==> flow/design.v <==
module alu16_top(clk, valA, valB, aluop, sub, lr, cc, result);
	input clk;
	input [15:0] valA, valB;
	input [3:0] aluop;
	input sub, lr;
	output reg [3:0] cc;
	output reg [15:0] result;
	reg [15:0] a_q, b_q;
	reg [3:0] op_q;
	reg sub_q, lr_q;
	wire [3:0] cc_w;
	wire [15:0] result_w;
	ALU alu(.valA(a_q), .valB(b_q), .aluop(op_q), .sub(sub_q), .lr(lr_q), .cc(cc_w), .result(result_w));
	always @(posedge clk) begin
		a_q <= valA;
		b_q <= valB;
		op_q <= aluop;
		sub_q <= sub;
		lr_q <= lr;
		cc <= cc_w;
		result <= result_w;
	end
endmodule

module PG_Gen(A, B, P, G);
	input A, B;
	output P, G;
	assign P = A ^ B;  
	assign G = A & B;  
endmodule
module black_cell(Pin1, Pin2, Gin1, Gin2, P, G);
	input Pin1, Pin2, Gin1, Gin2;
	output P, G;
	assign P = Pin1 & Pin2;
	assign G = Gin2 | (Pin2 & Gin1);
endmodule
module Carry_Gen(P, G, Cin, Cout);
	input P, G, Cin;
	output Cout;
	assign Cout = G | (P & Cin);
endmodule
module KSA(A, B, Cin, Sum, Cout);
	input [15:0] A, B;
	input Cin;
	output [15:0] Sum;
	output Cout;
	wire [15:0] P_st_1, G_st_1, P_A, G_A, P_B, G_B, P_C, G_C, P_D, G_D, P_E, G_E;
	wire [16:1] Carry;
	PG_Gen PG_Gen0(.A(A[0]), .B(B[0]), .P(P_st_1[0]), .G(G_st_1[0]));
	PG_Gen PG_Gen1(.A(A[1]), .B(B[1]), .P(P_st_1[1]), .G(G_st_1[1]));
	PG_Gen PG_Gen2(.A(A[2]), .B(B[2]), .P(P_st_1[2]), .G(G_st_1[2]));
	PG_Gen PG_Gen3(.A(A[3]), .B(B[3]), .P(P_st_1[3]), .G(G_st_1[3]));
	PG_Gen PG_Gen4(.A(A[4]), .B(B[4]), .P(P_st_1[4]), .G(G_st_1[4]));
	PG_Gen PG_Gen5(.A(A[5]), .B(B[5]), .P(P_st_1[5]), .G(G_st_1[5]));
	PG_Gen PG_Gen6(.A(A[6]), .B(B[6]), .P(P_st_1[6]), .G(G_st_1[6]));
	PG_Gen PG_Gen7(.A(A[7]), .B(B[7]), .P(P_st_1[7]), .G(G_st_1[7]));
	PG_Gen PG_Gen8(.A(A[8]), .B(B[8]), .P(P_st_1[8]), .G(G_st_1[8]));
	PG_Gen PG_Gen9(.A(A[9]), .B(B[9]), .P(P_st_1[9]), .G(G_st_1[9]));
	PG_Gen PG_Gen10(.A(A[10]), .B(B[10]), .P(P_st_1[10]), .G(G_st_1[10]));
	PG_Gen PG_Gen11(.A(A[11]), .B(B[11]), .P(P_st_1[11]), .G(G_st_1[11]));
	PG_Gen PG_Gen12(.A(A[12]), .B(B[12]), .P(P_st_1[12]), .G(G_st_1[12]));
	PG_Gen PG_Gen13(.A(A[13]), .B(B[13]), .P(P_st_1[13]), .G(G_st_1[13]));
	PG_Gen PG_Gen14(.A(A[14]), .B(B[14]), .P(P_st_1[14]), .G(G_st_1[14]));
	PG_Gen PG_Gen15(.A(A[15]), .B(B[15]), .P(P_st_1[15]), .G(G_st_1[15]));
	black_cell BC_A0(.Pin2(P_st_1[0]), .Gin2(G_st_1[0]), .Pin1(1'b0), .Gin1(Cin), .P(P_A[0]), .G(G_A[0]));
	black_cell BC_A1(.Pin2(P_st_1[1]), .Gin2(G_st_1[1]), .Pin1(P_st_1[0]), .Gin1(G_st_1[0]), .P(P_A[1]), .G(G_A[1]));
	black_cell BC_A2(.Pin2(P_st_1[2]), .Gin2(G_st_1[2]), .Pin1(P_st_1[1]), .Gin1(G_st_1[1]), .P(P_A[2]), .G(G_A[2]));
	black_cell BC_A3(.Pin2(P_st_1[3]), .Gin2(G_st_1[3]), .Pin1(P_st_1[2]), .Gin1(G_st_1[2]), .P(P_A[3]), .G(G_A[3]));
	black_cell BC_A4(.Pin2(P_st_1[4]), .Gin2(G_st_1[4]), .Pin1(P_st_1[3]), .Gin1(G_st_1[3]), .P(P_A[4]), .G(G_A[4]));
	black_cell BC_A5(.Pin2(P_st_1[5]), .Gin2(G_st_1[5]), .Pin1(P_st_1[4]), .Gin1(G_st_1[4]), .P(P_A[5]), .G(G_A[5]));
	black_cell BC_A6(.Pin2(P_st_1[6]), .Gin2(G_st_1[6]), .Pin1(P_st_1[5]), .Gin1(G_st_1[5]), .P(P_A[6]), .G(G_A[6]));
	black_cell BC_A7(.Pin2(P_st_1[7]), .Gin2(G_st_1[7]), .Pin1(P_st_1[6]), .Gin1(G_st_1[6]), .P(P_A[7]), .G(G_A[7]));
	black_cell BC_A8(.Pin2(P_st_1[8]), .Gin2(G_st_1[8]), .Pin1(P_st_1[7]), .Gin1(G_st_1[7]), .P(P_A[8]), .G(G_A[8]));
	black_cell BC_A9(.Pin2(P_st_1[9]), .Gin2(G_st_1[9]), .Pin1(P_st_1[8]), .Gin1(G_st_1[8]), .P(P_A[9]), .G(G_A[9]));
	black_cell BC_A10(.Pin2(P_st_1[10]), .Gin2(G_st_1[10]), .Pin1(P_st_1[9]), .Gin1(G_st_1[9]), .P(P_A[10]), .G(G_A[10]));
	black_cell BC_A11(.Pin2(P_st_1[11]), .Gin2(G_st_1[11]), .Pin1(P_st_1[10]), .Gin1(G_st_1[10]), .P(P_A[11]), .G(G_A[11]));
	black_cell BC_A12(.Pin2(P_st_1[12]), .Gin2(G_st_1[12]), .Pin1(P_st_1[11]), .Gin1(G_st_1[11]), .P(P_A[12]), .G(G_A[12]));
	black_cell BC_A13(.Pin2(P_st_1[13]), .Gin2(G_st_1[13]), .Pin1(P_st_1[12]), .Gin1(G_st_1[12]), .P(P_A[13]), .G(G_A[13]));
	black_cell BC_A14(.Pin2(P_st_1[14]), .Gin2(G_st_1[14]), .Pin1(P_st_1[13]), .Gin1(G_st_1[13]), .P(P_A[14]), .G(G_A[14]));
	black_cell BC_A15(.Pin2(P_st_1[15]), .Gin2(G_st_1[15]), .Pin1(P_st_1[14]), .Gin1(G_st_1[14]), .P(P_A[15]), .G(G_A[15]));
	black_cell BC_B1(.Pin2(P_A[1]), .Gin2(G_A[1]), .Pin1(1'b0), .Gin1(Cin), .P(P_B[1]), .G(G_B[1]));
	black_cell BC_B2(.Pin2(P_A[2]), .Gin2(G_A[2]), .Pin1(P_A[0]), .Gin1(G_A[0]), .P(P_B[2]), .G(G_B[2]));
	black_cell BC_B3(.Pin2(P_A[3]), .Gin2(G_A[3]), .Pin1(P_A[1]), .Gin1(G_A[1]), .P(P_B[3]), .G(G_B[3]));
	black_cell BC_B4(.Pin2(P_A[4]), .Gin2(G_A[4]), .Pin1(P_A[2]), .Gin1(G_A[2]), .P(P_B[4]), .G(G_B[4]));
	black_cell BC_B5(.Pin2(P_A[5]), .Gin2(G_A[5]), .Pin1(P_A[3]), .Gin1(G_A[3]), .P(P_B[5]), .G(G_B[5]));
	black_cell BC_B6(.Pin2(P_A[6]), .Gin2(G_A[6]), .Pin1(P_A[4]), .Gin1(G_A[4]), .P(P_B[6]), .G(G_B[6]));
	black_cell BC_B7(.Pin2(P_A[7]), .Gin2(G_A[7]), .Pin1(P_A[5]), .Gin1(G_A[5]), .P(P_B[7]), .G(G_B[7]));
	black_cell BC_B8(.Pin2(P_A[8]), .Gin2(G_A[8]), .Pin1(P_A[6]), .Gin1(G_A[6]), .P(P_B[8]), .G(G_B[8]));
	black_cell BC_B9(.Pin2(P_A[9]), .Gin2(G_A[9]), .Pin1(P_A[7]), .Gin1(G_A[7]), .P(P_B[9]), .G(G_B[9]));
	black_cell BC_B10(.Pin2(P_A[10]), .Gin2(G_A[10]), .Pin1(P_A[8]), .Gin1(G_A[8]), .P(P_B[10]), .G(G_B[10]));
	black_cell BC_B11(.Pin2(P_A[11]), .Gin2(G_A[11]), .Pin1(P_A[9]), .Gin1(G_A[9]), .P(P_B[11]), .G(G_B[11]));
	black_cell BC_B12(.Pin2(P_A[12]), .Gin2(G_A[12]), .Pin1(P_A[10]), .Gin1(G_A[10]), .P(P_B[12]), .G(G_B[12]));
	black_cell BC_B13(.Pin2(P_A[13]), .Gin2(G_A[13]), .Pin1(P_A[11]), .Gin1(G_A[11]), .P(P_B[13]), .G(G_B[13]));
	black_cell BC_B14(.Pin2(P_A[14]), .Gin2(G_A[14]), .Pin1(P_A[12]), .Gin1(G_A[12]), .P(P_B[14]), .G(G_B[14]));
	black_cell BC_B15(.Pin2(P_A[15]), .Gin2(G_A[15]), .Pin1(P_A[13]), .Gin1(G_A[13]), .P(P_B[15]), .G(G_B[15]));
	black_cell BC_C3(.Pin2(P_B[3]), .Gin2(G_B[3]), .Pin1(1'b0), .Gin1(Cin), .P(P_C[3]), .G(G_C[3]));
	black_cell BC_C4(.Pin2(P_B[4]), .Gin2(G_B[4]), .Pin1(P_A[0]), .Gin1(G_A[0]), .P(P_C[4]), .G(G_C[4]));
	black_cell BC_C5(.Pin2(P_B[5]), .Gin2(G_B[5]), .Pin1(P_B[1]), .Gin1(G_B[1]), .P(P_C[5]), .G(G_C[5]));
	black_cell BC_C6(.Pin2(P_B[6]), .Gin2(G_B[6]), .Pin1(P_B[2]), .Gin1(G_B[2]), .P(P_C[6]), .G(G_C[6]));
	black_cell BC_C7(.Pin2(P_B[7]), .Gin2(G_B[7]), .Pin1(P_B[3]), .Gin1(G_B[3]), .P(P_C[7]), .G(G_C[7]));
	black_cell BC_C8(.Pin2(P_B[8]), .Gin2(G_B[8]), .Pin1(P_B[4]), .Gin1(G_B[4]), .P(P_C[8]), .G(G_C[8]));
	black_cell BC_C9(.Pin2(P_B[9]), .Gin2(G_B[9]), .Pin1(P_B[5]), .Gin1(G_B[5]), .P(P_C[9]), .G(G_C[9]));
	black_cell BC_C10(.Pin2(P_B[10]), .Gin2(G_B[10]), .Pin1(P_B[6]), .Gin1(G_B[6]), .P(P_C[10]), .G(G_C[10]));
	black_cell BC_C11(.Pin2(P_B[11]), .Gin2(G_B[11]), .Pin1(P_B[7]), .Gin1(G_B[7]), .P(P_C[11]), .G(G_C[11]));
	black_cell BC_C12(.Pin2(P_B[12]), .Gin2(G_B[12]), .Pin1(P_B[8]), .Gin1(G_B[8]), .P(P_C[12]), .G(G_C[12]));
	black_cell BC_C13(.Pin2(P_B[13]), .Gin2(G_B[13]), .Pin1(P_B[9]), .Gin1(G_B[9]), .P(P_C[13]), .G(G_C[13]));
	black_cell BC_C14(.Pin2(P_B[14]), .Gin2(G_B[14]), .Pin1(P_B[10]), .Gin1(G_B[10]), .P(P_C[14]), .G(G_C[14]));
	black_cell BC_C15(.Pin2(P_B[15]), .Gin2(G_B[15]), .Pin1(P_B[11]), .Gin1(G_B[11]), .P(P_C[15]), .G(G_C[15]));
	black_cell BC_D7(.Pin2(P_C[7]), .Gin2(G_C[7]), .Pin1(1'b0), .Gin1(Cin), .P(P_D[7]), .G(G_D[7]));
	black_cell BC_D8(.Pin2(P_C[8]), .Gin2(G_C[8]), .Pin1(P_A[0]), .Gin1(G_A[0]), .P(P_D[8]), .G(G_D[8]));
	black_cell BC_D9(.Pin2(P_C[9]), .Gin2(G_C[9]), .Pin1(P_B[1]), .Gin1(G_B[1]), .P(P_D[9]), .G(G_D[9]));
	black_cell BC_D10(.Pin2(P_C[10]), .Gin2(G_C[10]), .Pin1(P_B[2]), .Gin1(G_B[2]), .P(P_D[10]), .G(G_D[10]));
	black_cell BC_D11(.Pin2(P_C[11]), .Gin2(G_C[11]), .Pin1(P_C[3]), .Gin1(G_C[3]), .P(P_D[11]), .G(G_D[11]));
	black_cell BC_D12(.Pin2(P_C[12]), .Gin2(G_C[12]), .Pin1(P_C[4]), .Gin1(G_C[4]), .P(P_D[12]), .G(G_D[12]));
	black_cell BC_D13(.Pin2(P_C[13]), .Gin2(G_C[13]), .Pin1(P_C[5]), .Gin1(G_C[5]), .P(P_D[13]), .G(G_D[13]));
	black_cell BC_D14(.Pin2(P_C[14]), .Gin2(G_C[14]), .Pin1(P_C[6]), .Gin1(G_C[6]), .P(P_D[14]), .G(G_D[14]));
	black_cell BC_D15(.Pin2(P_C[15]), .Gin2(G_C[15]), .Pin1(P_C[7]), .Gin1(G_C[7]), .P(P_D[15]), .G(G_D[15]));
	black_cell BC_E15(.Pin2(P_D[15]), .Gin2(G_D[15]), .Pin1(1'b0), .Gin1(Cin), .P(P_E[15]), .G(G_E[15]));
	Carry_Gen carry_1(.P(P_A[0]), .G(G_A[0]), .Cin(Cin), .Cout(Carry[1]));
	Carry_Gen carry_2(.P(P_B[1]), .G(G_B[1]), .Cin(Cin), .Cout(Carry[2]));
	Carry_Gen carry_3(.P(P_B[2]), .G(G_B[2]), .Cin(Cin), .Cout(Carry[3]));
	Carry_Gen carry_4(.P(P_C[3]), .G(G_C[3]), .Cin(Cin), .Cout(Carry[4]));
	Carry_Gen carry_5(.P(P_C[4]), .G(G_C[4]), .Cin(Cin), .Cout(Carry[5]));
	Carry_Gen carry_6(.P(P_C[5]), .G(G_C[5]), .Cin(Cin), .Cout(Carry[6]));
	Carry_Gen carry_7(.P(P_C[6]), .G(G_C[6]), .Cin(Cin), .Cout(Carry[7]));
	Carry_Gen carry_8(.P(P_D[7]), .G(G_D[7]), .Cin(Cin), .Cout(Carry[8]));
	Carry_Gen carry_9(.P(P_D[8]), .G(G_D[8]), .Cin(Cin), .Cout(Carry[9]));
	Carry_Gen carry_10(.P(P_D[9]), .G(G_D[9]), .Cin(Cin), .Cout(Carry[10]));
	Carry_Gen carry_11(.P(P_D[10]), .G(G_D[10]), .Cin(Cin), .Cout(Carry[11]));
	Carry_Gen carry_12(.P(P_D[11]), .G(G_D[11]), .Cin(Cin), .Cout(Carry[12]));
	Carry_Gen carry_13(.P(P_D[12]), .G(G_D[12]), .Cin(Cin), .Cout(Carry[13]));
	Carry_Gen carry_14(.P(P_D[13]), .G(G_D[13]), .Cin(Cin), .Cout(Carry[14]));
	Carry_Gen carry_15(.P(P_D[14]), .G(G_D[14]), .Cin(Cin), .Cout(Carry[15]));
	Carry_Gen carry_16(.P(P_D[15]), .G(G_D[15]), .Cin(Cin), .Cout(Carry[16]));
	assign Sum[0] = Cin ^ P_st_1[0];
	assign Sum[1] = Carry[1] ^ P_st_1[1];
	assign Sum[2] = Carry[2] ^ P_st_1[2];
	assign Sum[3] = Carry[3] ^ P_st_1[3];
	assign Sum[4] = Carry[4] ^ P_st_1[4];
	assign Sum[5] = Carry[5] ^ P_st_1[5];
	assign Sum[6] = Carry[6] ^ P_st_1[6];
	assign Sum[7] = Carry[7] ^ P_st_1[7];
	assign Sum[8] = Carry[8] ^ P_st_1[8];
	assign Sum[9] = Carry[9] ^ P_st_1[9];
	assign Sum[10] = Carry[10] ^ P_st_1[10];
	assign Sum[11] = Carry[11] ^ P_st_1[11];
	assign Sum[12] = Carry[12] ^ P_st_1[12];
	assign Sum[13] = Carry[13] ^ P_st_1[13];
	assign Sum[14] = Carry[14] ^ P_st_1[14];
	assign Sum[15] = Carry[15] ^ P_st_1[15];
	assign Cout = Carry[16];
endmodule
module Shifter(shift, lr, in, out);
	input [3:0] shift;
	input lr;
	input [15:0] in;
	output [15:0] out;
	wire [15:0] st1, st2, st3;
	assign st1 = shift[0]? (lr? {in[14:0], 1'b0}:{in[15], in[15:1]}) : in[15:0];
	assign st2 = shift[1]? (lr? {st1[13:0], 2'b00}:{st1[15], st1[15], st1[15:2]}) : st1[15:0];
	assign st3 = shift[2]? (lr? {st2[11:0], 4'b0000}:{st2[15], st2[15], st2[15], st2[15], st2[15:4]}) : st2[15:0];
	assign out = shift[3]? 
	(lr? {st3[7:0], 8'b00000000}:{st3[15], st3[15], st3[15], st3[15], st3[15], st3[15], st3[15], st3[15], st3[15:8]}) : st3[15:0];
endmodule
module LShifter(shift, lr, in, out);
	input [3:0] shift;
	input lr;
	input [15:0] in;
	output [15:0] out;
	wire [15:0] st1, st2, st3;
	assign st1 = shift[0]? (lr? {in[14:0], 1'b0}:{1'b0, in[15:1]}) : in[15:0];
	assign st2 = shift[1]? (lr? {st1[13:0], 2'b00}:{2'b00, st1[15:2]}) : st1[15:0];
	assign st3 = shift[2]? (lr? {st2[11:0], 4'b0000}:{4'b0000, st2[15:4]}) : st2[15:0];
	assign out = shift[3]? 
	(lr? {st3[7:0], 8'b00000000}:{8'b00000000, st3[15:8]}) : st3[15:0];
endmodule
module Rotator(shift, lr, in, out);
	input [3:0] shift;
	input lr;
	input [15:0] in;
	output [15:0] out;
	wire [15:0] st1, st2, st3;
	assign st1 = shift[0]? (lr? {in[14:0], in[15]}:{in[0], in[15:1]}) : in[15:0];
	assign st2 = shift[1]? (lr? {st1[13:0], st1[15:14]}:{st1[1:0], st1[15:2]}) : st1[15:0];
	assign st3 = shift[2]? (lr? {st2[11:0], st2[15:12]}:{st2[3:0], st2[15:4]}) : st2[15:0];
	assign out = shift[3]? (lr? {st3[7:0], st3[15:8]}:{st3[7:0], st3[15:8]}) : st3[15:0];
endmodule
module ALU(valA, valB, aluop, sub, lr, cc, result);
	input [15:0] valA;
	input [15:0] valB;
	input [3:0] aluop;  
	input sub;  
	input lr;  
	output [3:0] cc;  
	output [15:0] result;
	wire [15:0] and16b, or16b, not16b, xor16b, ashift_out, lshift_out, rotate_out, add_out, svalB, result;  
	wire shift_co, add_co;
	wire [3:0] cc;
	wire N, Z, C, V;  
	assign and16b = valA & valB;
	assign or16b = valA | valB;
	assign not16b = ~valA;
	assign xor16b = valA ^ valB;
	Shifter arith_shifter(.shift(valB[3:0]), .lr(lr), .in(valA), .out(ashift_out));  
	LShifter logic_shifter(.shift(valB[3:0]), .lr(lr), .in(valA), .out(lshift_out));  
	Rotator rotator(.shift(valB[3:0]), .lr(lr), .in(valA), .out(rotate_out));
	assign svalB = sub ? ~valB : valB;
	KSA ksadder(.A(valA), .B(svalB), .Cin(sub), .Sum(add_out), .Cout(add_co));
	assign result = 
		(aluop == 4'b0000) ? add_out :  
		(aluop == 4'b0001) ? ashift_out :  
		(aluop == 4'b0010) ? lshift_out :  
		(aluop == 4'b0011) ? rotate_out :  
		(aluop == 4'b0100) ? and16b :  
		(aluop == 4'b0101) ? or16b :  
		(aluop == 4'b0110) ? not16b :  
		(aluop == 4'b0111) ? xor16b :  
		16'b0;  
	assign N = result[15];  
	assign Z = ~|result;  
	assign C = (aluop == 4'b0000) & add_co;  
	assign V = ((aluop == 4'b0001) | (aluop == 4'b0010) | (aluop == 4'b0011)) ? 
					lr & (valA > result) : 1'b0;
	assign cc = {N, Z, C, V};
endmodule
[Step by step through the tools: alu16_top]
The steps from the RTL of alu16_top to its reports follow in flow order.
Lines are those of the file above, counted from 1.
Operators carry their Yosys type and port widths (W data, S select, Z words).
Cell names lack the library's common part.
The mark -- stands for no value.
Set-up
  top: alu16_top
  clock port: clk
  library: sky130hd
  corner: tt_025C_1v80

[Word-level counts]
Source: Yosys, flattened and elaborated, memories not mapped. Widths are those after wreduce; folded enables and synchronous resets count as part of the registers. Registers that Yosys merges into a memory's read port (data or address) are not register bits. Print and check cells do not count. Equal cells are merged and count once.
Word-level totals
  bits in registers: 58
  input bits: 39
  output and inout bits: 20
  word-level cells: 254
Cells by class
  magnitude comparators: 1
  eq/ne operators: 7
  muxes and demuxes: 32
  bitwise logic cells: 203
  reductions and logical operators: 3
Operators with widths (number)
  $mux W16: 32
  $and A1 B1 Y1: 110
  $or A1 B1 Y1: 56
  $xor A1 B1 Y1: 32
  $not A16 Y16: 2
  $gt A16 B16 Y1: 1
  $and A16 B16 Y16: 1
  $or A16 B16 Y16: 1
  $xor A16 B16 Y16: 1
  $reduce_or A16 Y1: 1
  $eq A4 B3 Y1 const B: 4
  $eq A4 B2 Y1 const B: 2
  $eq A4 B1 Y1 const B: 1
  $logic_not A4 Y1: 1
  $logic_not A1 Y1: 1

[Logic depth]
Depth = most cells in a row (Yosys ltp): at word level without a register or memory, in the mapped netlist without a sequential cell, where the memories' decode and read muxes count.
Logic depth
  word-level depth: 15
  ABC_AREA: 1
  gate-level depth with buffers: 24
  mapped depth without buffers: 22

[Synthesis result]
The flow's flattened synthesis, as Yosys stat reports it; memories are mapped. The netlist is that of the ABC_AREA named above (0 if unset); the other value can give another one.
Totals and module areas in this step are rounded.
Cells by type
  nand2_1: number 307, area in all 1.15E+03 µm²
  dfxtp_1: number 57, area in all 1.14E+03 µm²
  ha_1: number 64, area in all 800.768 µm²
  nand3_1: number 119, area in all 595.571 µm²
  inv_1: number 105, area in all 394.128 µm²
  a21oi_1: number 46, area in all 230.221 µm²
  nor2_1: number 55, area in all 206.448 µm²
  nand3_2: number 20, area in all 200.192 µm²
  nand4_1: number 27, area in all 168.912 µm²
  o21ai_0: number 28, area in all 140.134 µm²
  xor2_1: number 16, area in all 140.134 µm²
  o22ai_1: number 15, area in all 93.84 µm²
  buf_2: number 16, area in all 80.077 µm²
  nor2_2: number 11, area in all 68.816 µm²
  a211oi_1: number 9, area in all 67.565 µm²
  clkbuf_1: number 13, area in all 48.797 µm²
  buf_4: number 6, area in all 45.043 µm²
  nor3_2: number 4, area in all 40.038 µm²
Not listed: further types 23, cells in them 57.
Synthesis totals
  standard cells after synthesis: 975
  chip area (Yosys): 6010 µm²
  sequential area: 1140 µm²
  flip-flop cells: 57

[Timing after synthesis]
OpenSTA on the mapped netlist: ideal clock, no wires. The path of least setup slack (recovery checks aside). Input and output delay are each 20% of the period. Register names are those of the netlist, which keeps one name where synthesis merged equal registers.
Timing path post-synthesis
  path type: flip-flop to flip-flop
  from: register sub_q
  to: register cc[0]
  clock period: 4700 ps
  launch time at the first pin: 0 ps
  data arrival time: 3313 ps
  data required time: 4585 ps
  path slack: 1273 ps
  delay of the path: 3428 ps
  driving pins on the path: 20
  buffers on the path: 2
  synthesis period reached: 3427 ps
"delay of the path" is the arrival time less input delay plus setup time.
"driving pins on the path": output pins that drive a net of the path, with the launching flip-flop's if there is one; two outputs of one cell count as two.
"synthesis period reached" = period - worst setup slack (recovery checks aside). The figure is calculated, with input and output delays left at 20% of the set period.
Between the ends stands the longest chain of elaborated cells between them, by number of cells; it is not shown to be the way that was timed. Of several equally long chains one is given.
Each line given opens the expression or statement behind the cell; cells for indexed reads and writes are added by Yosys, which also makes memories of some case tables.
On the way, post-synthesis
  path through: dfxtp_1 > buf_2 > buf_1 > xor2_1 > ha_1 > nand2_1 > inv_1 > a21oi_1 > o21ai_1 > nand2_1 > nand2_1 > nand2_1 > nand2_1 > nor2_1 > nor3_4 > ha_1 > nand4_1 > nor2_1 > o21ai_0 > a2111oi_0
  length of the longest elaborated chain: 14
  elaborated cells on any way between the ends: 183
  RTL lines with such cells: 23
  classes of those cells: compare (1); mux (2); logic (180)
Ends and longest elaborated chain, post-synthesis
  from (decl): RTL line 10  | reg sub_q, lr_q;
  from (assign): RTL line 18  | sub_q <= sub;
  $mux W16: RTL line 207  | assign svalB = sub ? ~valB : valB;
  $xor A1 B1 Y1: RTL line 28  | assign P = A ^ B;
  $and A1 B1 Y1: RTL line 35  | assign G = Gin2 | (Pin2 & Gin1);
  $or A1 B1 Y1: RTL line 35
  $and A1 B1 Y1: RTL line 35
  $or A1 B1 Y1: RTL line 35
  $and A1 B1 Y1: RTL line 35
  $or A1 B1 Y1: RTL line 35
  $and A1 B1 Y1: RTL line 35
  $or A1 B1 Y1: RTL line 35
  $xor A1 B1 Y1: RTL line 150  | assign Sum[15] = Carry[15] ^ P_st_1[15];
  $mux W16: RTL line 210  | (aluop == 4'b0000) ? add_out :
  $gt A16 B16 Y1: RTL line 223  | lr & (valA > result) : 1'b0;
  $and A1 B1 Y1: RTL line 223
  to (assign): RTL line 20  | cc <= cc_w;
  to (decl): RTL line 6  | output reg [3:0] cc;

[Path in the finished layout]
Path of least setup slack in the final report of flow run 1 (OpenROAD, finished layout, wires in). Where an end is a register, its clock arrival counts in the times.
The report prints the path's times to 10 ps; the period is as set.
Timing path post-layout
  path type: flip-flop to flip-flop
  from: register sub_q
  to: register cc[0]
  clock period: 6380 ps
  launch time at the first pin: 340 ps
  data arrival time: 5050 ps
  data required time: 6560 ps
  path slack: 1510 ps
  driving pins on the path: 18
  buffers on the path: 2
Between the ends stands the longest chain of elaborated cells between them, by number of cells; it is not shown to be the way that was timed. Of several equally long chains one is given.
On the way, post-layout
  path through: dfxtp_1 > buf_2 > buf_1 > xor2_1 > ha_1 > a21oi_1 > nor2_1 > nor2_1 > inv_1 > a21oi_1 > nand2_1 > a21oi_1 > nor2_2 > ha_1 > nand4_1 > nor2_1 > o21ai_0 > a2111oi_0
  length of the longest elaborated chain: 14
  elaborated cells on any way between the ends: 183
  RTL lines with such cells: 23
  classes of those cells: compare (1); mux (2); logic (180)
Ends and longest elaborated chain, post-layout
  from (decl): RTL line 10  | reg sub_q, lr_q;
  from (assign): RTL line 18  | sub_q <= sub;
  $mux W16: RTL line 207  | assign svalB = sub ? ~valB : valB;
  $xor A1 B1 Y1: RTL line 28  | assign P = A ^ B;
  $and A1 B1 Y1: RTL line 35  | assign G = Gin2 | (Pin2 & Gin1);
  $or A1 B1 Y1: RTL line 35
  $and A1 B1 Y1: RTL line 35
  $or A1 B1 Y1: RTL line 35
  $and A1 B1 Y1: RTL line 35
  $or A1 B1 Y1: RTL line 35
  $and A1 B1 Y1: RTL line 35
  $or A1 B1 Y1: RTL line 35
  $xor A1 B1 Y1: RTL line 150  | assign Sum[15] = Carry[15] ^ P_st_1[15];
  $mux W16: RTL line 210  | (aluop == 4'b0000) ? add_out :
  $gt A16 B16 Y1: RTL line 223  | lr & (valA > result) : 1'b0;
  $and A1 B1 Y1: RTL line 223
  to (assign): RTL line 20  | cc <= cc_w;
  to (decl): RTL line 6  | output reg [3:0] cc;

# Flow runs of alu16_top

Measured data: module alu16_top, platform sky130hd, 2 stored runs of the flow under differing settings, order arbitrary. Input and output delays are each 20% of the period that was set; the output load is 0.01 pF.
"achieved clock period" is the run's clock period less its worst setup slack. It is reckoned from that one timing run; input and output delays stay at 20% of the period that was set.
"power": no workload was simulated; the value follows from the tool's default switching activity.
Results are given in rounded form.

Flow run 1
==> flow/run.sh <==
#!/bin/bash
# the make line also repeats the synthesis and layout settings of config.mk as NAME=value (left out here)
make -C /OpenROAD-flow-scripts/flow DESIGN_CONFIG=/design/flow/config.mk WORK_HOME=/design/flow/orfs CLKGATE_MAP_FILE= finish
==> flow/config.mk <==
export PLATFORM = sky130hd
export DESIGN_NAME = alu16_top
export DESIGN_NICKNAME = alu16_top
export VERILOG_FILES = /design/flow/design.v
export SDC_FILE = /design/flow/constraint.sdc
export NUM_CORES = 4
export LEC_CHECK = 0
export ABC_AREA = 1
export CAP_MARGIN = 20
export CORE_ASPECT_RATIO = 1.78
export CORE_MARGIN = 2
export CORE_UTILIZATION = 57
export GPL_ROUTABILITY_DRIVEN = 1
export GPL_TIMING_DRIVEN = 0
export MIN_ROUTING_LAYER = met1
export PLACE_DENSITY_LB_ADDON = 0.14
export SETUP_SLACK_MARGIN = 1.23
export SLEW_MARGIN = 20
==> flow/constraint.sdc <==
create_clock -name core_clock -period 6.38 [get_ports {clk}]
set_input_delay 1.2760 -clock core_clock [delete_from_list [all_inputs] [get_ports {clk}]]
set_output_delay 1.2760 -clock core_clock [all_outputs]
set_load 0.01 [all_outputs]

==> results of flow run 1 <==
chip area after synthesis (Yosys): 6010 µm²
die area: 11400 µm²
standard-cell area of the final layout: 7060 µm²
utilization: 68.0%
worst setup slack after layout: 1510 ps
worst hold slack: 685 ps
power: 1430 µW
achieved clock period: 4866 ps

Flow run 2
==> flow/run.sh <==
#!/bin/bash
# the make line also repeats the synthesis and layout settings of config.mk as NAME=value (left out here)
make -C /OpenROAD-flow-scripts/flow DESIGN_CONFIG=/design/flow/config.mk WORK_HOME=/design/flow/orfs CLKGATE_MAP_FILE= finish
==> flow/config.mk <==
export PLATFORM = sky130hd
export DESIGN_NAME = alu16_top
export DESIGN_NICKNAME = alu16_top
export VERILOG_FILES = /design/flow/design.v
export SDC_FILE = /design/flow/constraint.sdc
export NUM_CORES = 4
export LEC_CHECK = 0
export CAP_MARGIN = 10
export CELL_PAD_IN_SITES_GLOBAL_PLACEMENT = 3
export CORE_ASPECT_RATIO = 1.23
export CORE_MARGIN = 4
export CORE_UTILIZATION = 40
export CTS_CLUSTER_SIZE = 25
export GPL_ROUTABILITY_DRIVEN = 0
export GPL_TIMING_DRIVEN = 0
export MAX_ROUTING_LAYER = met4
export MIN_ROUTING_LAYER = met1
export SLEW_MARGIN = 35
export TNS_END_PERCENT = 55
==> flow/constraint.sdc <==
create_clock -name core_clock -period 4.7 [get_ports {clk}]
set_input_delay 0.9400 -clock core_clock [delete_from_list [all_inputs] [get_ports {clk}]]
set_output_delay 0.9400 -clock core_clock [all_outputs]
set_load 0.01 [all_outputs]

==> results of flow run 2 <==
chip area after synthesis (Yosys): 6720 µm²
die area: 18900 µm²
standard-cell area of the final layout: 8200 µm²
utilization: 49.8%
worst setup slack after layout: 98 ps
worst hold slack: 803 ps
power: 2070 µW
achieved clock period: 4602 ps
